==> flow/design.v <==
module alu_top (
    input             clk,
    input      [15:0] a,
    input      [15:0] b,
    input      [2:0]  opcode,
    input      [1:0]  mode,
    output reg [31:0] result,
    output reg        eq
);
    reg [15:0] a_q;
    reg [15:0] b_q;
    reg [2:0]  opcode_q;
    reg [1:0]  mode_q;
    wire [31:0] alu_out;
    wire        alu_eq;
    ALU u_alu (.a(a_q), .b(b_q), .opcode(opcode_q), .mode(mode_q),
               .outALU(alu_out), .eq(alu_eq));
    always @(posedge clk) begin
        a_q      <= a;
        b_q      <= b;
        opcode_q <= opcode;
        mode_q   <= mode;
        result   <= alu_out;
        eq       <= alu_eq;
    end
endmodule

`timescale 1ns / 1ps
module logic_unit(a,b,opcode,outlu,eq);
input [15:0] a;
input [15:0] b;
input [2:0] opcode;
output [31:0] outlu;
output eq;
reg [31:0] outlu;
reg eq;
always@(a,b,opcode)
begin
	case(opcode)
	3'b000: outlu = {16'h0000, (a & b)};
	3'b001: outlu = {16'h0000, (a | b)};
	3'b010: outlu = {16'h0000, (a ^ b)};
	3'b011: outlu = {16'h0000, (~ a)};	
	default outlu = 32'h00000000;
	endcase
end
always@(a,b)
begin
	if( a == b) begin
	eq = 1;
	end
	else begin
	eq = 0;
	end
end
endmodule
`timescale 1ns / 1ps
module arith(a,b,opcode,outau);
input [15:0] a;
input [15:0] b;
input [2:0] opcode;
output [31:0] outau;
reg [31:0] outau;
always@(a,b,opcode)
begin
	case(opcode)
	3'b000: outau = {16'h0000, a + b};
	3'b001: outau = a * b;
	3'b010: if (a > b) begin
		outau = a - b;
		end
		else begin
		outau = b - a;
		end
	3'b011: if (a > b) begin
		outau = (b == 16'h0000) ? 32'hFFFFFFFF : a / b;
		end
		else begin
		outau = (a == 16'h0000) ? 32'hFFFFFFFF : b / a;
		end
	3'b100: outau = a + 1;
	3'b101: outau = a - 1;
	default outau = 32'h00000000;
	endcase
end
endmodule
`timescale 1ns / 1ps
module crypto(a,opcode,outcu);
input [15:0] a;
input [2:0] opcode;
output reg [31:0] outcu;
integer i;
always@(a,opcode)
begin
	outcu = 32'h00000000;
	case(opcode)
    3'b000: outcu = (a>>1) ^ a;
    3'b001: begin
        for (i=0; i<16; i=i+1) begin
        outcu[i] = ^(a>>i);  
    end
    end
	default outcu = 32'h00000000;
	endcase
end   
endmodule
`timescale 1ns / 1ps
module ALU( a, b, opcode, mode, outALU, eq);
input [15:0] a;
input [15:0] b;
input [2:0] opcode;
input [1:0] mode;
output [31:0] outALU;
output  eq;
reg [31:0] outALU;
reg eq;
wire [31:0] outau;
wire [31:0] outlu;
wire [31:0] outcu;
wire teq;
arith a1 (.a(a), .b(b), .opcode(opcode), .outau(outau));
logic_unit l1 (.a(a), .b(b), .opcode(opcode), .outlu(outlu), .eq(teq));
crypto d1 (.a(a),.opcode(opcode), .outcu(outcu));
always@(*)
begin
	if(mode == 2'b00) begin
	outALU = outlu;
	end
	else if (mode == 2'b01) begin
	outALU = outau;
	end
	else if (mode == 2'b10) begin
	outALU = outcu;
	end
	else begin
	outALU = 32'h00000000;
	end
	eq = teq;
end
endmodule
# Step by step through the tools: alu_top
# The steps from the RTL of alu_top to its reports follow in flow order.
# Lines are those of the file above, counted from 1.
# Cell names lack the library's common part.
# Not given: n/a
[setup] top_module="alu_top" clk_port="clk" lib="sky130hd" corner="tt_025C_1v80"

# Word-level counts
# Counts by Yosys on the flattened word-level netlist (proc, flatten, opt, wreduce; memories kept). Register bits leave out memories and registers merged into their read ports (data or address); mux counts leave out enables and synchronous resets folded into registers. Print and check cells are left out. Cells with the same type and inputs are merged into one.
[bits] word_cells=74 out_inout_bits=33 reg_bits=70 input_bits=38
[classes] addsub=5 cmp=1 div=2 mux=26 n_mul=1 n_reduce_logical=20 bitwise=5 equal=8
[ops] op="divider 16 x 16 -> 32 bit" count=2
[ops] op="multiplier 16 x 16 -> 32 bit" count=1
[ops] op="parity 16 bit" count=16
[ops] op="parallel mux 32 bit (select 6 bit)" count=1
[ops] op="2-to-1 mux 32 bit" count=6
[ops] op="parallel mux 16 bit (select 4 bit)" count=1
[ops] op="subtractor 16 x 16 -> 17 bit" count=2
[ops] op="zero test 16 bit" count=2
[ops] op="parallel mux 1 bit (select 2 bit)" count=16
[ops] op="adder 16 x 1 -> 17 bit (second input constant)" count=1
[ops] op="subtractor 16 x 1 -> 17 bit (second input constant)" count=1
[ops] op="XOR 15 x 16 -> 16 bit" count=1
[ops] op="adder 16 bit" count=1
[ops] op="> comparator 16 bit" count=1
[ops] op="== test 16 bit" count=1
[ops] op="bitwise AND 16 bit" count=1
[ops] op="OR 16 bit" count=1
[ops] op="XOR 16 bit" count=1
[ops] op="inverter 16 bit" count=1
[ops] op="2-to-1 mux 16 bit" count=1
[ops] op="== test 3 x 2 -> 1 bit (second input constant)" count=2
[ops] op="== test 3 bit (second input constant)" count=2
[ops] op="== test 3 x 1 -> 1 bit (second input constant)" count=1
[ops] op="zero test 3 bit" count=1
[ops] op="== test 2 x 1 -> 1 bit (second input constant)" count=1
[ops] op="== test 2 bit (second input constant)" count=1
[ops] op="zero test 2 bit" count=1
[ops] op="2-to-1 mux 1 bit" count=1

# Logic depth
# Depth = most cells in a row (Yosys ltp): at word level without a register or memory, in the mapped netlist without a sequential cell, where the memories' decode and read muxes count.
[logic_depth] ltp_word=6 ABC_AREA=0 ltp_mapped=501

# Mapped cells and area
# The flow's flattened synthesis, as Yosys stat reports it; memories are mapped. The netlist is that of the ABC_AREA named above (0 if unset); the other value can give another one.
# Totals and module areas in this step are rounded.
[by_type] cell_type="ha_1" count=592 type_area_um2=7.41E+03
[by_type] cell_type="fa_1" count=197 type_area_um2=3.94E+03
[by_type] cell_type="nand2_1" count=527 type_area_um2=1.98E+03
[by_type] cell_type="nor2_1" count=500 type_area_um2=1876.8
[by_type] cell_type="a21oi_1" count=308 type_area_um2=1.54E+03
[by_type] cell_type="o21a_1" count=200 type_area_um2=1501.44
[by_type] cell_type="xnor2_1" count=163 type_area_um2=1.43E+03
[by_type] cell_type="dfxtp_1" count=70 type_area_um2=1.4E+03
[by_type] cell_type="inv_1" count=352 type_area_um2=1.32E+03
[by_type] cell_type="nor3_1" count=232 type_area_um2=1.16E+03
[by_type] cell_type="o21ai_0" count=208 type_area_um2=1.04E+03
[by_type] cell_type="xor2_1" count=100 type_area_um2=875.84
[by_type] cell_type="mux2_2" count=77 type_area_um2=867.082
[by_type] cell_type="o31ai_1" count=108 type_area_um2=810.778
[by_type] cell_type="a21o_1" count=98 type_area_um2=735.706
[by_type] cell_type="clkbuf_1" count=129 type_area_um2=484.214
[by_type] cell_type="mux2i_1" count=48 type_area_um2=480.461
[by_type] cell_type="nand3_1" count=76 type_area_um2=380.365
# Other cell types: 103; their cells: 963.
[mapped] flip_flops=70 seqArea_um2=1400 n_buf=187 mapped_cells=4948 mapped_area_um2=37000
# The figures by module come from a second, unflattened synthesis with its own total; it is not the netlist above.
[hier_totals] cells_unflattened=5049 hier_area_um2=38000
# Each row is one instance without its submodules.
[modules] module="arith" cells=4635 seq_area_um2=0.0 n_inst=1 area_um2=34000
[modules] module="alu_top" cells=70 seq_area_um2=1400 n_inst=1 area_um2=1400
[modules] module="logic_unit" cells=162 seq_area_um2=0.0 n_inst=1 area_um2=1200
[modules] module="crypto" cells=105 seq_area_um2=0.0 n_inst=1 area_um2=790
[modules] module="ALU" cells=77 seq_area_um2=0.0 n_inst=1 area_um2=790

# Path before layout
# OpenSTA on the mapped netlist: ideal clock, no wires. The path of least setup slack (recovery checks aside). Input and output delay are each 20% of the period. Register names are those of the netlist, which keeps one name where synthesis merged equal registers.
[synth_timing] path_type="register to register" startpoint="register a_q[1]" endpoint="register result[0]" slack_ns=-9.189 stages=478 setup_time_ns=0.120 period_ns=90.0 t_first_pin_ns=0.000 required_time_ns=89.880 delay_ns=99.189 arrival_time_ns=99.069 synth_period_reached_ns=99.189
# "delay_ns" = arrival - input delay + setup time.
# "stages" counts driving pins, that of a launching flip-flop among them; a cell with two outputs on the path counts twice.
# "synth_period_reached_ns" = period - worst setup slack (recovery checks aside). The figure is calculated, with input and output delays left at 20% of the set period.
# Between the ends stands the longest chain of elaborated cells between them, by number of cells; it is not shown to be the way that was timed. Of several equally long chains one is given.
# A line is the first line of the expression or statement that the cell stems from. Yosys adds cells for indexed reads and writes and turns some case tables into memories.
[synth_between] path_cell_list="dfxtp_1 clkbuf_1 inv_1 clkbuf_1 ha_1 or4_1 or4_1 buf_2 buf_2 nand2_1 clkbuf_1 buf_1 clkbuf_1 clkbuf_1 clkbuf_1 nor2_1 a21oi_1 ha_1 (+442 left out) a21o_1 inv_1 nand3_2 nor3_4 buf_2 nand2_1 o21ai_1 ha_1 a21o_1 a21o_1 a21oi_1 o2111ai_1 or3_1 a211oi_1 nand4_1 a211oi_1 o211ai_1 o31a_1" elab_chain_cells=6
[synth_lines] element="from (decl)" line=10 rtl="reg [15:0] a_q;"
[synth_lines] element="from (assign)" line=19 rtl="a_q      <= a;"
[synth_lines] element="divider 16 x 16 -> 32 bit" line=79 rtl="outau = (a == 16'h0000) ? 32'hFFFFFFFF : b / a;"
[synth_lines] element="2-to-1 mux 32 bit" line=79
[synth_lines] element="2-to-1 mux 32 bit" line=75 rtl="3'b011: if (a > b) begin"
[synth_lines] element="parallel mux 32 bit (select 6 bit)" line=66 rtl="case(opcode)"
[synth_lines] element="2-to-1 mux 32 bit" line=129 rtl="else if (mode == 2'b01) begin"
[synth_lines] element="2-to-1 mux 32 bit" line=126 rtl="if(mode == 2'b00) begin"
[synth_lines] element="to (assign)" line=23 rtl="result   <= alu_out;"
[synth_lines] element="to (decl)" line=7 rtl="output reg [31:0] result,"

# Path in the finished layout
# Path of least setup slack in the final report of flow run A (OpenROAD, finished layout, wires in). Where an end is a register, its clock arrival counts in the times.
[layout_timing] path_type="register to register" startpoint="register a_q[13]" endpoint="register result[0]" period_ns=84.0 stages=472 arrival_time_ns=88.00 t_first_pin_ns=0.43 setup_time_ns=0.11 required_time_ns=84.31 slack_ns=-3.69
# Between the ends stands the longest chain of elaborated cells between them, by number of cells; it is not shown to be the way that was timed. Of several equally long chains one is given.
[layout_between] path_cell_list="dfxtp_4 clkinvlp_4 ha_4 or4_4 or4_4 a211o_1 nand3_4 nand3_2 a22oi_2 o21ai_2 inv_2 ha_4 o21ai_0 nand2b_1 buf_4 a31oi_2 nor2_2 nand2_1 (+436 left out) buf_4 buf_4 buf_4 buf_4 buf_4 xnor2_2 o21ai_2 ha_1 nand4_1 nor2_1 a21oi_2 o2111ai_1 or3_1 a211oi_2 nand4_1 a211oi_2 o211ai_1 o31a_1" elab_chain_cells=6
[layout_lines] element="from (decl)" line=10 rtl="reg [15:0] a_q;"
[layout_lines] element="from (assign)" line=19 rtl="a_q      <= a;"
[layout_lines] element="divider 16 x 16 -> 32 bit" line=79 rtl="outau = (a == 16'h0000) ? 32'hFFFFFFFF : b / a;"
[layout_lines] element="2-to-1 mux 32 bit" line=79
[layout_lines] element="2-to-1 mux 32 bit" line=75 rtl="3'b011: if (a > b) begin"
[layout_lines] element="parallel mux 32 bit (select 6 bit)" line=66 rtl="case(opcode)"
[layout_lines] element="2-to-1 mux 32 bit" line=129 rtl="else if (mode == 2'b01) begin"
[layout_lines] element="2-to-1 mux 32 bit" line=126 rtl="if(mode == 2'b00) begin"
[layout_lines] element="to (assign)" line=23 rtl="result   <= alu_out;"
[layout_lines] element="to (decl)" line=7 rtl="output reg [31:0] result,"

Ticket comment

Top module alu_top; platform sky130hd; tools Yosys and OpenROAD; 3 stored runs in no particular order. Input and output delays are each 20% of the period that was set; the output load is 0.01 pF.
Results are given in rounded form.

[flow] flow run A: files
==> flow/run.sh <==
#!/bin/bash
# the make line also repeats the synthesis and layout settings of config.mk as NAME=value (left out here)
make -C /OpenROAD-flow-scripts/flow DESIGN_CONFIG=/design/flow/config.mk WORK_HOME=/design/flow/orfs CLKGATE_MAP_FILE= finish
==> flow/config.mk <==
export PLATFORM = sky130hd
export DESIGN_NAME = alu_top
export DESIGN_NICKNAME = alu_top
export VERILOG_FILES = /design/flow/design.v
export SDC_FILE = /design/flow/constraint.sdc
export NUM_CORES = 4
export LEC_CHECK = 0
export CAP_MARGIN = 20
export CELL_PAD_IN_SITES_DETAIL_PLACEMENT = 2
export CELL_PAD_IN_SITES_GLOBAL_PLACEMENT = 0
export CORE_ASPECT_RATIO = 0.98
export CORE_MARGIN = 9
export CORE_UTILIZATION = 24
export CTS_CLUSTER_DIAMETER = 235
export MAX_ROUTING_LAYER = met4
export PLACE_DENSITY_LB_ADDON = 0.17
export SETUP_SLACK_MARGIN = 5.0
export SLEW_MARGIN = 20
==> flow/constraint.sdc <==
create_clock -name core_clock -period 84.0 [get_ports {clk}]
set_input_delay 16.8000 -clock core_clock [delete_from_list [all_inputs] [get_ports {clk}]]
set_output_delay 16.8000 -clock core_clock [all_outputs]
set_load 0.01 [all_outputs]

[flow] flow run A: metrics
[metrics] synth_chip_area_um2 = 37000
[metrics] final_die_area_um2 = 170000
[metrics] layout_stdcell_area_um2 = 52000
[metrics] worstSetupSlack_ns = -3.7
[metrics] final_setup_tns_ns = -5.6
[metrics] final_hold_ws_ns = 1.0

[flow] flow run B: files
==> flow/run.sh <==
#!/bin/bash
# the make line also repeats the synthesis and layout settings of config.mk as NAME=value (left out here)
make -C /OpenROAD-flow-scripts/flow DESIGN_CONFIG=/design/flow/config.mk WORK_HOME=/design/flow/orfs CLKGATE_MAP_FILE= finish
==> flow/config.mk <==
export PLATFORM = sky130hd
export DESIGN_NAME = alu_top
export DESIGN_NICKNAME = alu_top
export VERILOG_FILES = /design/flow/design.v
export SDC_FILE = /design/flow/constraint.sdc
export NUM_CORES = 4
export LEC_CHECK = 0
export CAP_MARGIN = 20
export CORE_MARGIN = 2
export CORE_UTILIZATION = 40
export SLEW_MARGIN = 20
==> flow/constraint.sdc <==
create_clock -name core_clock -period 90.0 [get_ports {clk}]
set_input_delay 18.0000 -clock core_clock [delete_from_list [all_inputs] [get_ports {clk}]]
set_output_delay 18.0000 -clock core_clock [all_outputs]
set_load 0.01 [all_outputs]

[flow] flow run B: metrics
[metrics] synth_chip_area_um2 = 37000
[metrics] final_die_area_um2 = 94000
[metrics] layout_stdcell_area_um2 = 44000
[metrics] worstSetupSlack_ns = 4.2
[metrics] final_setup_tns_ns = 0.000
[metrics] final_hold_ws_ns = 0.89

[flow] flow run C: files
==> flow/run.sh <==
#!/bin/bash
# the make line also repeats the synthesis and layout settings of config.mk as NAME=value (left out here)
make -C /OpenROAD-flow-scripts/flow DESIGN_CONFIG=/design/flow/config.mk WORK_HOME=/design/flow/orfs CLKGATE_MAP_FILE= finish
==> flow/config.mk <==
export PLATFORM = sky130hd
export DESIGN_NAME = alu_top
export DESIGN_NICKNAME = alu_top
export VERILOG_FILES = /design/flow/design.v
export SDC_FILE = /design/flow/constraint.sdc
export NUM_CORES = 4
export LEC_CHECK = 0
export CAP_MARGIN = 0
export CELL_PAD_IN_SITES_DETAIL_PLACEMENT = 2
export CORE_MARGIN = 5
export CORE_UTILIZATION = 16
export CTS_CLUSTER_DIAMETER = 339
export CTS_CLUSTER_SIZE = 60
export GPL_ROUTABILITY_DRIVEN = 0
export GPL_TIMING_DRIVEN = 0
export HOLD_SLACK_MARGIN = 0.23
export MAX_ROUTING_LAYER = met4
export SLEW_MARGIN = 25
export TNS_END_PERCENT = 45
==> flow/constraint.sdc <==
create_clock -name core_clock -period 90.0 [get_ports {clk}]
set_input_delay 18.0000 -clock core_clock [delete_from_list [all_inputs] [get_ports {clk}]]
set_output_delay 18.0000 -clock core_clock [all_outputs]
set_load 0.01 [all_outputs]

[flow] flow run C: did not finish, routing stopped with GRT-0116
